==> flow/design.v <==
module Controller(Vppg, Find_Setting, CLK, rst_n, DC_Comp, PGA_Gain, CLK_Filter, LED_IR, LED_RED, IR_ADC_Value, RED_ADC_Value, LED_Drive);
input 		CLK;							 
input 		rst_n;							 
input 		Find_Setting;					 
input[7:0] 	Vppg;							 
output reg 			LED_IR;					 
output reg 			LED_RED;				 
output reg			CLK_Filter;				 
output reg  [3:0] 	LED_Drive;				 
output reg  [3:0] 	PGA_Gain;				 
output reg  [6:0] 	DC_Comp;				 
output reg  [7:0]   IR_ADC_Value;			 
output reg  [7:0]   RED_ADC_Value;			 
parameter 		 MAX_RAND_VOLTAGE = 250;
parameter 		 MIN_RAND_VOLTAGE = 5;
parameter		 MITTEL_VOLTAGE   = 127;
localparam[2:0]  INITIAL 			    = 3'b001;  
localparam[2:0]  IDLE         		    = 3'b010;  
localparam[2:0]  FIND_SETTING			= 3'b000;
localparam[2:0]  SWEEP_DC_COMP  		= 3'b011;  
localparam[2:0]  INCREASE_PGA_GAIN      = 3'b100;  
localparam[2:0]  OSCILLATE   	     	= 3'b101;  
localparam[2:0]  FIRST_DC_COMP   		= 3'b110;  
reg [9:0]  	counter;						 
reg [3:0] 	gaintemp;						
reg [3:0] 	PGA_Gain_IR;					 
reg [3:0] 	PGA_Gain_RED;					 
reg [2:0]   currentState, nextState;		 
reg [7:0]   DC_left, DC_right, DC_Comp_temp;  
reg [6:0]   DC_Comp_IR;						 
reg [6:0]   DC_Comp_RED; 				     
reg [1:0]	red_on_flag; 					 
reg [9:0]   min_index;						 
reg [9:0]   max_index;						 
reg [7:0]  	temp_min;						 
reg [7:0]  	temp_max;						 
reg [3:0]   gaintemp_max;
reg [3:0]   gaintemp_min;
reg 		start;
always@(posedge CLK or negedge rst_n) begin
	if(~rst_n)begin
		currentState  <= INITIAL;	
	end
    else begin 
		currentState  <= nextState;
	end
end
always@(posedge CLK) begin
	if(counter == 999) begin
			counter <= 0;
		end
		else if(counter >= 0) begin
		counter <= counter + 1;
		end
	 case(currentState)
		INITIAL: begin  
			nextState          <= FIND_SETTING;
			counter		       <= 0;
			PGA_Gain_RED 	   <= 0;
			PGA_Gain_IR		   <= 0;
			DC_Comp_temp	   <= 0;
			DC_Comp_IR 	       <= 0;
			DC_Comp_RED        <= 0; 
			red_on_flag        <= 1;  
			temp_min		   <= 255;
			temp_max           <= 0;
			min_index		   <= 0;
			max_index 		   <= 0;
			LED_IR			   <= 0;
			LED_RED			   <= 1;
			PGA_Gain		   <= 4'd0;
			gaintemp  		   <= 15;
			LED_Drive 	       <= 8;
			CLK_Filter         <= 0;
			gaintemp_max       <= 0;
			gaintemp_min       <= 0;
			start <= 0;
			DC_Comp            <= 0;
			IR_ADC_Value       <= 0;
			RED_ADC_Value      <= 0;
		end
		FIND_SETTING: begin  
		if(Find_Setting) begin
			nextState <= IDLE;
			end
		end
		IDLE: begin  
			DC_left	  <= 0;
			DC_right  <= MITTEL_VOLTAGE; 
            case(red_on_flag)   
                0: begin   
					nextState <= FIRST_DC_COMP;
		   		    LED_IR    <= 1;
		            LED_RED   <= 0;
                    DC_Comp   <= 0;
					temp_min  <= 255;
					temp_max  <= 0;
				end
				1: begin   
					nextState <= FIRST_DC_COMP;
		   			LED_IR    <= 0;
		   		    LED_RED   <= 1;
                    DC_Comp   <= 0; 	
					temp_min  <= 255;
					temp_max  <= 0;
				end 
				2: begin   
					if (Vppg < temp_min && LED_RED == 1) begin
		 				temp_min  <= Vppg;
		 				min_index <= counter;  
		 				nextState <= IDLE;
					end
					if (Vppg > temp_max && LED_RED == 1) begin
		 				temp_max  <= Vppg;
		 				max_index <= counter;  
						nextState <= IDLE;
					end
					if (counter == 999 && LED_RED == 1)begin  
						nextState <= SWEEP_DC_COMP;  
					end	
					if(LED_IR == 1) begin
						nextState <= SWEEP_DC_COMP;
					end				    
				end
                default:;
            endcase
		end 
		FIRST_DC_COMP:begin	 
			if ((DC_right - DC_left) > 1)begin 
				if(Vppg < MITTEL_VOLTAGE)begin
					DC_right 	    <= 	DC_Comp;
					DC_Comp_temp	<=  DC_Comp + DC_left;
					DC_Comp  		<=  DC_Comp_temp >>1;
				end else if(Vppg > MITTEL_VOLTAGE)begin
					DC_left 	    <=	DC_Comp;
					DC_Comp_temp 	<=  DC_Comp + DC_right;
					DC_Comp 	    <=  DC_Comp_temp >> 1;
				end else begin
					DC_left			<=	DC_Comp;
					DC_right		<=	DC_Comp;
				end	
			end else begin
				red_on_flag     	<=	 2;
				nextState			<= 	IDLE;					
			end
	    end
		SWEEP_DC_COMP: begin   
				if (counter < (((min_index +max_index) >> 1) + 7) && counter >= (((min_index + max_index) >> 1) - 7))begin 
					if(Vppg < MITTEL_VOLTAGE)begin
						DC_right 	    <= 	DC_Comp;
						DC_Comp_temp	<=  DC_Comp + DC_left;
						DC_Comp  		<=  DC_Comp_temp >>1;
					end else if(Vppg > MITTEL_VOLTAGE)begin
						DC_left 	    <=	DC_Comp;
						DC_Comp_temp    <=  DC_Comp + DC_right;
						DC_Comp 	    <=  DC_Comp_temp >> 1;
					end else begin
						DC_left			<=	DC_Comp;
						DC_right		<=	DC_Comp;
						nextState 		<= INCREASE_PGA_GAIN;
					end	
				end else if (counter >= (((min_index +max_index) >> 1) + 7)) begin 
					nextState	    <= INCREASE_PGA_GAIN;
				end         
		end
		INCREASE_PGA_GAIN: begin  
			if((counter >= max_index) && counter <= (max_index + 4'd15)) begin  
				if(Vppg < MAX_RAND_VOLTAGE) begin
					PGA_Gain <= PGA_Gain + 4'd1;
				end
				else begin
					gaintemp_max <= PGA_Gain;   
				end
				if(counter == (max_index + 4'd15)) begin   
					PGA_Gain <= 4'd0;
					start <= 1;
				end
			end
			if(start) begin
				start <= 0;
				if(2000 < gaintemp_max) begin
					red_on_flag    <= 0 ;
					counter    	   <= 0;  
					if(LED_IR) begin					 
						DC_Comp_IR    <= DC_Comp;		 
						PGA_Gain_IR   <= gaintemp_min; 	 
						nextState     <= OSCILLATE;
						PGA_Gain      <= 4'd0;  
						gaintemp      <= 15;
						gaintemp_max  <= 0;
						gaintemp_min  <= 0;
					end
					if(LED_RED) begin
						DC_Comp_RED   <= DC_Comp;		 
						PGA_Gain_RED  <= gaintemp_min;   
						nextState  	  <= IDLE; 			 
						PGA_Gain   	  <= 4'd0; 			 
						gaintemp      <= 15;
						gaintemp_max  <= 0;
						gaintemp_min  <= 0;
						LED_RED	      <= 0;
						LED_IR	      <= 1;
					end
				end
				else begin	
					red_on_flag 	  <= 0 ;
					counter    	      <= 0;  
					if(LED_IR) begin
						DC_Comp_IR    <= DC_Comp;		     
						PGA_Gain_IR   <= gaintemp_max; 		 
						nextState     <= OSCILLATE;			 
						PGA_Gain      <= 4'd0;  
						gaintemp      <= 15;
						gaintemp_max  <= 0;
						gaintemp_min  <= 0;
						LED_RED	      <= 1;
						LED_IR	      <= 0;
					end
					if(LED_RED) begin
						DC_Comp_RED   <= DC_Comp;			 
						PGA_Gain_RED  <= gaintemp_max;		 
						nextState     <= IDLE; 				 
						PGA_Gain      <= 4'd0; 				 
						gaintemp      <= 15;
						gaintemp_max  <= 0;
						gaintemp_min  <= 0;
						LED_RED	  	  <= 0;
						LED_IR	      <= 1;
					end
				end
			end
		end 
		OSCILLATE: begin  
			CLK_Filter <=~CLK_Filter;  
			if(counter == 9) begin	  
				LED_RED <= ~LED_RED; 
				LED_IR  <= ~LED_IR;
				counter <= 0;  
				if(LED_IR) begin
					DC_Comp  	  <= DC_Comp_RED;
					PGA_Gain 	  <= PGA_Gain_RED;
					IR_ADC_Value  <= Vppg;  
				end
				if(LED_RED) begin
					DC_Comp 	  <= DC_Comp_IR;
					PGA_Gain 	  <= PGA_Gain_IR;
					RED_ADC_Value <= Vppg;  
				end
			end	
		end
		default: nextState <= IDLE;
	endcase
end
endmodule
module FIR_Filter(
    input wire CLK,                  
    input wire CLK_Filter,           
    input wire [7:0] input_data,     
    input wire rst_n,                
    output reg [19:0] output_data    
);
parameter NUM_SHI_REGS = 22;	 
parameter NUM_ADD_REGS = 11;     
reg     [7:0]   shift_regs   [NUM_SHI_REGS-1:0];   
reg     [8:0]   add_regs     [NUM_ADD_REGS-1:0];   
reg 	[16:0]  order[NUM_ADD_REGS-1:0];  
wire    [7:0]   COEFFICIENTS [NUM_ADD_REGS-1:0];   
assign COEFFICIENTS[0]  =    8'd2;
assign COEFFICIENTS[1]  =    8'd10;
assign COEFFICIENTS[2]  =    8'd16;
assign COEFFICIENTS[3]  =    8'd28;
assign COEFFICIENTS[4]  =    8'd43;
assign COEFFICIENTS[5]  =    8'd60;
assign COEFFICIENTS[6]  =    8'd78;
assign COEFFICIENTS[7]  =    8'd95;
assign COEFFICIENTS[8]  =    8'd111;
assign COEFFICIENTS[9]  =    8'd122;
assign COEFFICIENTS[10] =    8'd128;
always @(posedge CLK or negedge rst_n) begin
    if (!rst_n) begin
        shift_regs[0]  <= 8'b0;
        shift_regs[1]  <= 8'b0;
        shift_regs[2]  <= 8'b0;
        shift_regs[3]  <= 8'b0;
        shift_regs[4]  <= 8'b0;
        shift_regs[5]  <= 8'b0;
        shift_regs[6]  <= 8'b0;
        shift_regs[7]  <= 8'b0;
        shift_regs[8]  <= 8'b0;
        shift_regs[9]  <= 8'b0;
        shift_regs[10] <= 8'b0;
        shift_regs[11] <= 8'b0;
        shift_regs[12] <= 8'b0;
        shift_regs[13] <= 8'b0;
        shift_regs[14] <= 8'b0;
        shift_regs[15] <= 8'b0;
        shift_regs[16] <= 8'b0;
        shift_regs[17] <= 8'b0;
        shift_regs[18] <= 8'b0;
        shift_regs[19] <= 8'b0;
        shift_regs[20] <= 8'b0;
        shift_regs[21] <= 8'b0;
        add_regs[0]  <= 9'b0;
        add_regs[1]  <= 9'b0;
        add_regs[2]  <= 9'b0;
        add_regs[3]  <= 9'b0;
        add_regs[4]  <= 9'b0;
        add_regs[5]  <= 9'b0;
        add_regs[6]  <= 9'b0;
        add_regs[7]  <= 9'b0;
        add_regs[8]  <= 9'b0;
        add_regs[9]  <= 9'b0;
        add_regs[10] <= 9'b0;
        order[0]  <= 17'b0;
        order[1]  <= 17'b0;
        order[2]  <= 17'b0;
        order[3]  <= 17'b0;
        order[4]  <= 17'b0;
        order[5]  <= 17'b0;
        order[6]  <= 17'b0;
        order[7]  <= 17'b0;
        order[8]  <= 17'b0;
        order[9]  <= 17'b0;
        order[10] <= 17'b0;
        output_data <= 20'd0;
    end else if (CLK_Filter) begin
        shift_regs[0]  <= input_data;
        shift_regs[1]  <= shift_regs[0];
        shift_regs[2]  <= shift_regs[1];
        shift_regs[3]  <= shift_regs[2];
        shift_regs[4]  <= shift_regs[3];
        shift_regs[5]  <= shift_regs[4];
        shift_regs[6]  <= shift_regs[5];
        shift_regs[7]  <= shift_regs[6];
        shift_regs[8]  <= shift_regs[7];
        shift_regs[9]  <= shift_regs[8];
        shift_regs[10] <= shift_regs[9];
        shift_regs[11] <= shift_regs[10];
        shift_regs[12] <= shift_regs[11];
        shift_regs[13] <= shift_regs[12];
        shift_regs[14] <= shift_regs[13];
        shift_regs[15] <= shift_regs[14];
        shift_regs[16] <= shift_regs[15];
        shift_regs[17] <= shift_regs[16];
        shift_regs[18] <= shift_regs[17];
        shift_regs[19] <= shift_regs[18];
        shift_regs[20] <= shift_regs[19];
        shift_regs[21] <= shift_regs[20];
        add_regs[0]     <= shift_regs[0] + shift_regs[21];
        add_regs[1]     <= shift_regs[1] + shift_regs[20];
        add_regs[2]     <= shift_regs[2] + shift_regs[19];
        add_regs[3]     <= shift_regs[3] + shift_regs[18];
        add_regs[4]     <= shift_regs[4] + shift_regs[17];
        add_regs[5]     <= shift_regs[5] + shift_regs[16];
        add_regs[6]     <= shift_regs[6] + shift_regs[15];
        add_regs[7]     <= shift_regs[7] + shift_regs[14];
        add_regs[8]     <= shift_regs[8] + shift_regs[13];
        add_regs[9]     <= shift_regs[9] + shift_regs[12];
        add_regs[10]    <= shift_regs[10] + shift_regs[11];
        order[0]    <= COEFFICIENTS[0] * add_regs[0];
        order[1]    <= COEFFICIENTS[1] * add_regs[1];
        order[2]    <= COEFFICIENTS[2] * add_regs[2];
        order[3]    <= COEFFICIENTS[3] * add_regs[3];
        order[4]    <= COEFFICIENTS[4] * add_regs[4];
        order[5]    <= COEFFICIENTS[5] * add_regs[5];
        order[6]    <= COEFFICIENTS[6] * add_regs[6];
        order[7]    <= COEFFICIENTS[7] * add_regs[7];
        order[8]    <= COEFFICIENTS[8] * add_regs[8];
        order[9]    <= COEFFICIENTS[9] * add_regs[9];
        order[10]   <= COEFFICIENTS[10] * add_regs[10];
	    output_data <=   order[0] + order[1] + order[2] + order[3] 
                       + order[4] + order[5] + order[6] + order[7] 
                       + order[8] + order[9] + order[10];
    end
end
endmodule
module Controller_FIR (
	input	[7:0] 	VPPG,             
	input 		  	Find_Setting,     
	input 		  	CLK,              
	input 		  	rst_n,            
	output 	[6:0] 	DC_Comp,          
	output 	[3:0] 	pga_Gain,         
	output 		  	LED_IR,           
	output 		  	LED_RED,          
	output  [19:0] 	Out_RED_Filtered, 
	output  [19:0] 	Out_IR_Filtered,  
	output  [3:0] 	LED_Drive         
);
	wire [7:0] IR_ADC_Value, RED_ADC_Value;
	wire 	   CLK_Filter;
	reg        CLK_Filter_q;    
	wire       Filter_En;       
	always @(posedge CLK or negedge rst_n) begin
		if (!rst_n) CLK_Filter_q <= 1'b0;
		else        CLK_Filter_q <= CLK_Filter;
	end
	assign Filter_En = CLK_Filter & ~CLK_Filter_q;
    Controller ct(  .Vppg(VPPG), 
                    .Find_Setting(Find_Setting), 
                    .CLK(CLK), 
                    .rst_n(rst_n), 
                    .DC_Comp(DC_Comp), 
                    .PGA_Gain(pga_Gain), 
                    .CLK_Filter(CLK_Filter), 
                    .LED_IR(LED_IR), 
                    .LED_RED(LED_RED),
                    .IR_ADC_Value(IR_ADC_Value), 
                    .RED_ADC_Value(RED_ADC_Value), 
                    .LED_Drive(LED_Drive)); 
	FIR_Filter red( .CLK(CLK),
                    .CLK_Filter(Filter_En), 
                    .input_data(RED_ADC_Value),
                    .rst_n(rst_n),  
                    .output_data(Out_RED_Filtered));
	FIR_Filter ir(  .CLK(CLK),
                    .CLK_Filter(Filter_En), 
                    .input_data(IR_ADC_Value),
                    .rst_n(rst_n),  
                    .output_data(Out_IR_Filtered));
endmodule
Tool chain data of Controller_FIR
Tool output for the design above, in the order of the flow.
Line numbers count from 1 in the design file above.
Operators: Yosys type, input widths -> output width; for muxes data width and select width s.
{ "inputs": {"top_module": "Controller_FIR", "clock": "CLK", "library": "sky130hd", "corner": "tt_025C_1v80"} }

Word-level counts
Source: Yosys, flattened and elaborated. Widths are those after wreduce. Registers that Yosys merges into a memory's read port (data or address) are not register bits. Print and check cells do not count. Equal cells are merged and count once.
{ "bits": {"reg_bits": 1042, "output_inout_bits": 57, "elab_cells": 395} }
{ "op_classes": {"add_sub_neg": 51, "multipliers": 16, "compare": 13, "n_eq": 38, "muxes": 119, "n_logic": 6, "n_reduce_logical": 36} }
{ "ops": {"columns": ["operator", "count"], "rows": [
  ["$mul 6x9->15 const A", 6],
  ["$mul 7x9->16 const A", 4],
  ["$add 20x17->20", 14],
  ["$add 8x8->9", 22],
  ["$mul 3x9->12 const A", 4],
  ["$mux 8", 17],
  ["$mul 4x9->13 const A", 2],
  ["$mux 4", 25],
  ["$pmux 8 s2", 6],
  ["$mux 7", 12],
  ["$mux 10", 8],
  ["$pmux 8 s3", 3],
  ["$ge 10x32->1", 2],
  ["$reduce_and 3->1", 15],
  ["$add 20x13->20", 2],
  ["$add 20x16->20", 2],
  ["$pmux 10 s2", 2],
  ["$mux 3", 13],
  ["$add 10x17->18", 2],
  ["$pmux 7 s5", 1],
  ["$lt 10x32->1", 1],
  ["$add 31x3->32 const B", 1],
  ["$sub 31x3->32 const B", 1],
  ["$gt 32x1->1 const B", 1],
  ["$pmux 4 s2", 4],
  ["$pmux 10 s3", 1],
  ["$pmux 7 s2", 2],
  ["$ne 2x1->1 const B", 11]
]} }
Other operator kinds: 51; their cells: 95.

Logic depth
Yosys ltp: most cells in a row. Word level: on the elaborated netlist, between registers, memories and ports. Mapped: between sequential cells and ports; inverters and the memories' decode and read muxes count.
{ "logic_depth": {"depth_word": 10, "abc_area": 0, "mapped_depth": 29, "depth_no_buf": 29} }

Synthesis result
Yosys stat after the flow's synthesis: flattened, memories mapped to cells. It holds for the ABC_AREA given above (unset counts as 0); a run with the other value may have another netlist.
{ "by_type": {"columns": ["cell_type", "count", "area_total_um2"], "rows": [
  ["sky130_fd_sc_hd__dfrtp_1", 875, 21896],
  ["sky130_fd_sc_hd__fa_1", 472, 9.45E+03],
  ["sky130_fd_sc_hd__ha_1", 751, 9.4E+03],
  ["sky130_fd_sc_hd__nand2_1", 1837, 6.9E+03],
  ["sky130_fd_sc_hd__edfxtp_1", 119, 3.57E+03],
  ["sky130_fd_sc_hd__inv_1", 808, 3.03E+03],
  ["sky130_fd_sc_hd__o21ai_0", 494, 2.47E+03],
  ["sky130_fd_sc_hd__xnor2_1", 243, 2.13E+03],
  ["sky130_fd_sc_hd__a21oi_1", 316, 1.58E+03],
  ["sky130_fd_sc_hd__o21bai_1", 149, 1.12E+03],
  ["sky130_fd_sc_hd__xor2_1", 118, 1.03E+03],
  ["sky130_fd_sc_hd__clkbuf_1", 210, 788.256],
  ["sky130_fd_sc_hd__a21o_1", 103, 773.242],
  ["sky130_fd_sc_hd__nor2_1", 117, 439.171],
  ["sky130_fd_sc_hd__mux2i_1", 27, 270.259],
  ["sky130_fd_sc_hd__dfxtp_1", 13, 260.25],
  ["sky130_fd_sc_hd__and3_1", 41, 256.496],
  ["sky130_fd_sc_hd__nand2b_1", 36, 225.216]
]} }
Other cell types: 60; their cells: 327.
{ "synth_totals": {"mapped_cells": 7056, "mapped_area_um2": 67938.9, "ff_cells": 1008} }
By module: a second synthesis without flattening, with its own total; a netlist apart from the flattened one above.
{ "unflattened": {"hier_cells": 6519, "area_unflattened_um2": 70946.8} }
Each row is one instance without its submodules.
{ "by_module": {"columns": ["mod", "n_inst", "n_cells", "mod_area_um2"], "rows": [
  ["FIR_Filter", 2, 2831, 31059.8],
  ["Controller", 1, 855, 8788.4],
  ["Controller_FIR", 1, 2, 38.8]
]} }

Timing after synthesis
OpenSTA on the mapped netlist: ideal clock, no wires. The path of least setup slack (recovery checks aside). Input and output delay are each 20% of the period. Register names are those of the netlist, which keeps one name where synthesis merged equal registers.
{ "synth_timing": {"path_type": "register to register", "from": "register red.order[1][1]", "to": "register red.output_data[18]", "tclk_ns": 10.0, "launch_ns": 0.000, "arrival_time_ns": 6.172, "slack_ns": 3.695, "delay_ns": 6.305, "path_stages": 28, "period_less_setup_slack_ns": 6.305} }
"delay_ns" = arrival - input delay + setup time.
"path_stages" counts driving pins, that of a launching flip-flop among them; a cell with two outputs on the path counts twice.
"period_less_setup_slack_ns" = period - worst setup slack (recovery checks aside). The figure is calculated, with input and output delays left at 20% of the set period.
Between the ends stands the longest chain of elaborated cells between them, by number of cells; it is not shown to be the way that was timed. Of several equally long chains one is given.
A line is the first line of the expression or statement that the cell stems from. Yosys adds cells for indexed reads and writes and turns some case tables into memories.
{ "synth_between": {"cell_sequence": "sky130_fd_sc_hd__dfrtp_1 > sky130_fd_sc_hd__ha_1 > sky130_fd_sc_hd__fa_1 > sky130_fd_sc_hd__a21oi_1 > sky130_fd_sc_hd__nor2_1 > sky130_fd_sc_hd__nor2_1 > sky130_fd_sc_hd__o21bai_1 > sky130_fd_sc_hd__a21oi_1 > sky130_fd_sc_hd__nor2b_1 > sky130_fd_sc_hd__o21ai_0 > sky130_fd_sc_hd__nor2b_1 > sky130_fd_sc_hd__xnor2_1 > sky130_fd_sc_hd__fa_1 > sky130_fd_sc_hd__inv_1 > sky130_fd_sc_hd__fa_1 > sky130_fd_sc_hd__fa_1 > sky130_fd_sc_hd__inv_1 > sky130_fd_sc_hd__fa_1 > sky130_fd_sc_hd__fa_1 > sky130_fd_sc_hd__ha_1 > sky130_fd_sc_hd__nand2_1 > sky130_fd_sc_hd__o21ai_0 > sky130_fd_sc_hd__o41ai_1 > sky130_fd_sc_hd__o21a_1 > sky130_fd_sc_hd__a21oi_1 > sky130_fd_sc_hd__a21oi_1 > sky130_fd_sc_hd__xor2_1 > sky130_fd_sc_hd__o21ai_0", "elab_chain_cells": 10} }
{ "synth_lines": {"columns": ["item", "line_no", "source"], "rows": [
  ["start: declaration", 266, "reg [16:0] order[NUM_ADD_REGS-1:0];"],
  ["start: assignment", 315, "order[1]  <= 17'b0;"],
  ["start: assignment", 361, "order[1]    <= COEFFICIENTS[1] * add_regs[1];"],
  ["$add 10x17->18", 371, "output_data <= order[0] + order[1] + order[2] + order[3]"],
  ["$add 20x13->20", 371, null],
  ["$add 20x17->20 (7 in a row)", 371, null],
  ["$add 20x16->20", 371, null],
  ["end: assignment", 325, "output_data <= 20'd0;"],
  ["end: assignment", 371, null],
  ["end: declaration", 260, "output reg [19:0] output_data"]
]} }

Path in the finished layout
From the final timing report of stored run 1: the path of least setup slack in the routed layout; clock arrival at registers is part of the times.
{ "layout_timing": {"path_type": "register to register", "from": "register red.order[1][1]", "to": "register red.output_data[18]", "tclk_ns": 10.0, "launch_ns": 0.75, "arrival_time_ns": 7.70, "slack_ns": 2.92, "path_stages": 28} }
Between the ends stands the longest chain of elaborated cells between them, by number of cells; it is not shown to be the way that was timed. Of several equally long chains one is given.
{ "layout_between": {"cell_sequence": "sky130_fd_sc_hd__dfrtp_1 > sky130_fd_sc_hd__ha_1 > sky130_fd_sc_hd__fa_1 > sky130_fd_sc_hd__a21oi_1 > sky130_fd_sc_hd__nor2_1 > sky130_fd_sc_hd__nor2_1 > sky130_fd_sc_hd__o21bai_1 > sky130_fd_sc_hd__a21oi_1 > sky130_fd_sc_hd__nor2b_1 > sky130_fd_sc_hd__o21ai_0 > sky130_fd_sc_hd__nor2b_1 > sky130_fd_sc_hd__xnor2_1 > sky130_fd_sc_hd__fa_1 > sky130_fd_sc_hd__inv_1 > sky130_fd_sc_hd__fa_1 > sky130_fd_sc_hd__fa_1 > sky130_fd_sc_hd__inv_1 > sky130_fd_sc_hd__fa_1 > sky130_fd_sc_hd__fa_1 > sky130_fd_sc_hd__ha_1 > sky130_fd_sc_hd__nand2_1 > sky130_fd_sc_hd__o21ai_0 > sky130_fd_sc_hd__o41ai_1 > sky130_fd_sc_hd__o21a_1 > sky130_fd_sc_hd__a21oi_1 > sky130_fd_sc_hd__a21oi_1 > sky130_fd_sc_hd__xor2_1 > sky130_fd_sc_hd__o21ai_0", "elab_chain_cells": 10} }
{ "layout_lines": {"columns": ["item", "line_no", "source"], "rows": [
  ["start: declaration", 266, "reg [16:0] order[NUM_ADD_REGS-1:0];"],
  ["start: assignment", 315, "order[1]  <= 17'b0;"],
  ["start: assignment", 361, "order[1]    <= COEFFICIENTS[1] * add_regs[1];"],
  ["$add 10x17->18", 371, "output_data <= order[0] + order[1] + order[2] + order[3]"],
  ["$add 20x13->20", 371, null],
  ["$add 20x17->20 (7 in a row)", 371, null],
  ["$add 20x16->20", 371, null],
  ["end: assignment", 325, "output_data <= 20'd0;"],
  ["end: assignment", 371, null],
  ["end: declaration", 260, "output reg [19:0] output_data"]
]} }

Record of 4 stored runs of the RTL-to-layout flow on Controller_FIR, platform sky130hd. The runs are unordered. Constraints: input delay and output delay 20% of the set period each, output load 0.01 pF.
By "achieved clock period (ns)" is meant the clock period of the run minus its worst setup slack. This is arithmetic on one report: input and output delays are still those of the set period (20% each).
"worst setup path time (ns)" means the part of the period allowed to the worst setup path (the constraints hold back 20% at inputs and 20% at outputs) less its slack; where the path has registers, the arrival times of their clocks count too.

settings of stored run 1
{
  "CAP_MARGIN": 10,
  "CELL_PAD_IN_SITES_DETAIL_PLACEMENT": 1,
  "CORE_ASPECT_RATIO": 1.14,
  "CORE_MARGIN": 7,
  "CORE_UTILIZATION": 19,
  "CTS_CLUSTER_DIAMETER": 317,
  "CTS_CLUSTER_SIZE": 22,
  "HOLD_SLACK_MARGIN": 0.07,
  "MIN_ROUTING_LAYER": "met2",
  "PLACE_DENSITY_LB_ADDON": 0.17,
  "SLEW_MARGIN": 40,
  "TNS_END_PERCENT": 85,
  "period_ns": 10.0
}
report of stored run 1
yosys chip area after synthesis (um^2): 67938.9
finish__design__die__area: 374548.0
finish__design__instance__area__stdcell: 75716.4
finish__design__instance__utilization: 0.2127
finish__timing__setup__ws: 2.923
finish__timing__setup__tns: 0.000
finish__timing__hold__ws: 0.368
achieved clock period (ns): 7.077
worst setup path time (ns): 7.08
worst setup path kind: register to register

settings of stored run 2
{
  "CAP_MARGIN": 10,
  "CELL_PAD_IN_SITES_DETAIL_PLACEMENT": 1,
  "CORE_ASPECT_RATIO": 1.14,
  "CORE_MARGIN": 7,
  "CORE_UTILIZATION": 48,
  "CTS_CLUSTER_DIAMETER": 161,
  "CTS_CLUSTER_SIZE": 77,
  "GPL_ROUTABILITY_DRIVEN": 0,
  "HOLD_SLACK_MARGIN": 0.07,
  "MIN_ROUTING_LAYER": "met2",
  "PLACE_DENSITY_LB_ADDON": 0.17,
  "SLEW_MARGIN": 40,
  "TNS_END_PERCENT": 85,
  "period_ns": 9.3
}
report of stored run 2
yosys chip area after synthesis (um^2): 67938.9
finish__design__die__area: 152292.0
finish__design__instance__area__stdcell: 71740.1
finish__design__instance__utilization: 0.5099
finish__timing__setup__ws: 2.260
finish__timing__setup__tns: 0.000
finish__timing__hold__ws: 0.284
achieved clock period (ns): 7.040
worst setup path time (ns): 7.04
worst setup path kind: register to register

settings of stored run 3
{
  "CORE_UTILIZATION": 40,
  "SETUP_SLACK_MARGIN": 0.3,
  "period_ns": 7.24,
  "CAP_MARGIN": 20,
  "CORE_MARGIN": 2,
  "SLEW_MARGIN": 20
}
report of stored run 3
yosys chip area after synthesis (um^2): 67938.9
finish__design__die__area: 173160.0
finish__design__instance__area__stdcell: 74979.4
finish__design__instance__utilization: 0.4434
finish__timing__setup__ws: 0.702
finish__timing__setup__tns: 0.000
finish__timing__hold__ws: 0.350
achieved clock period (ns): 6.538
worst setup path time (ns): 6.54
worst setup path kind: register to register

settings of stored run 4
{
  "ABC_AREA": 0,
  "CELL_PAD_IN_SITES_DETAIL_PLACEMENT": 2,
  "CELL_PAD_IN_SITES_GLOBAL_PLACEMENT": 3,
  "CORE_MARGIN": 4,
  "CORE_UTILIZATION": 47,
  "CTS_CLUSTER_DIAMETER": 66,
  "HOLD_SLACK_MARGIN": 0.23,
  "MAX_ROUTING_LAYER": "met5",
  "MIN_ROUTING_LAYER": "met2",
  "PLACE_DENSITY_LB_ADDON": 0.23,
  "period_ns": 6.22,
  "CAP_MARGIN": 20,
  "SLEW_MARGIN": 20
}
report of stored run 4
yosys chip area after synthesis (um^2): 67938.9
finish__design__die__area: 150699.0
finish__design__instance__area__stdcell: 76533.4
finish__design__instance__utilization: 0.5328
finish__timing__setup__ws: -0.986
finish__timing__setup__tns: -10.391
finish__timing__hold__ws: 0.344
achieved clock period (ns): 7.206
worst setup path time (ns): 7.21
worst setup path kind: register to register
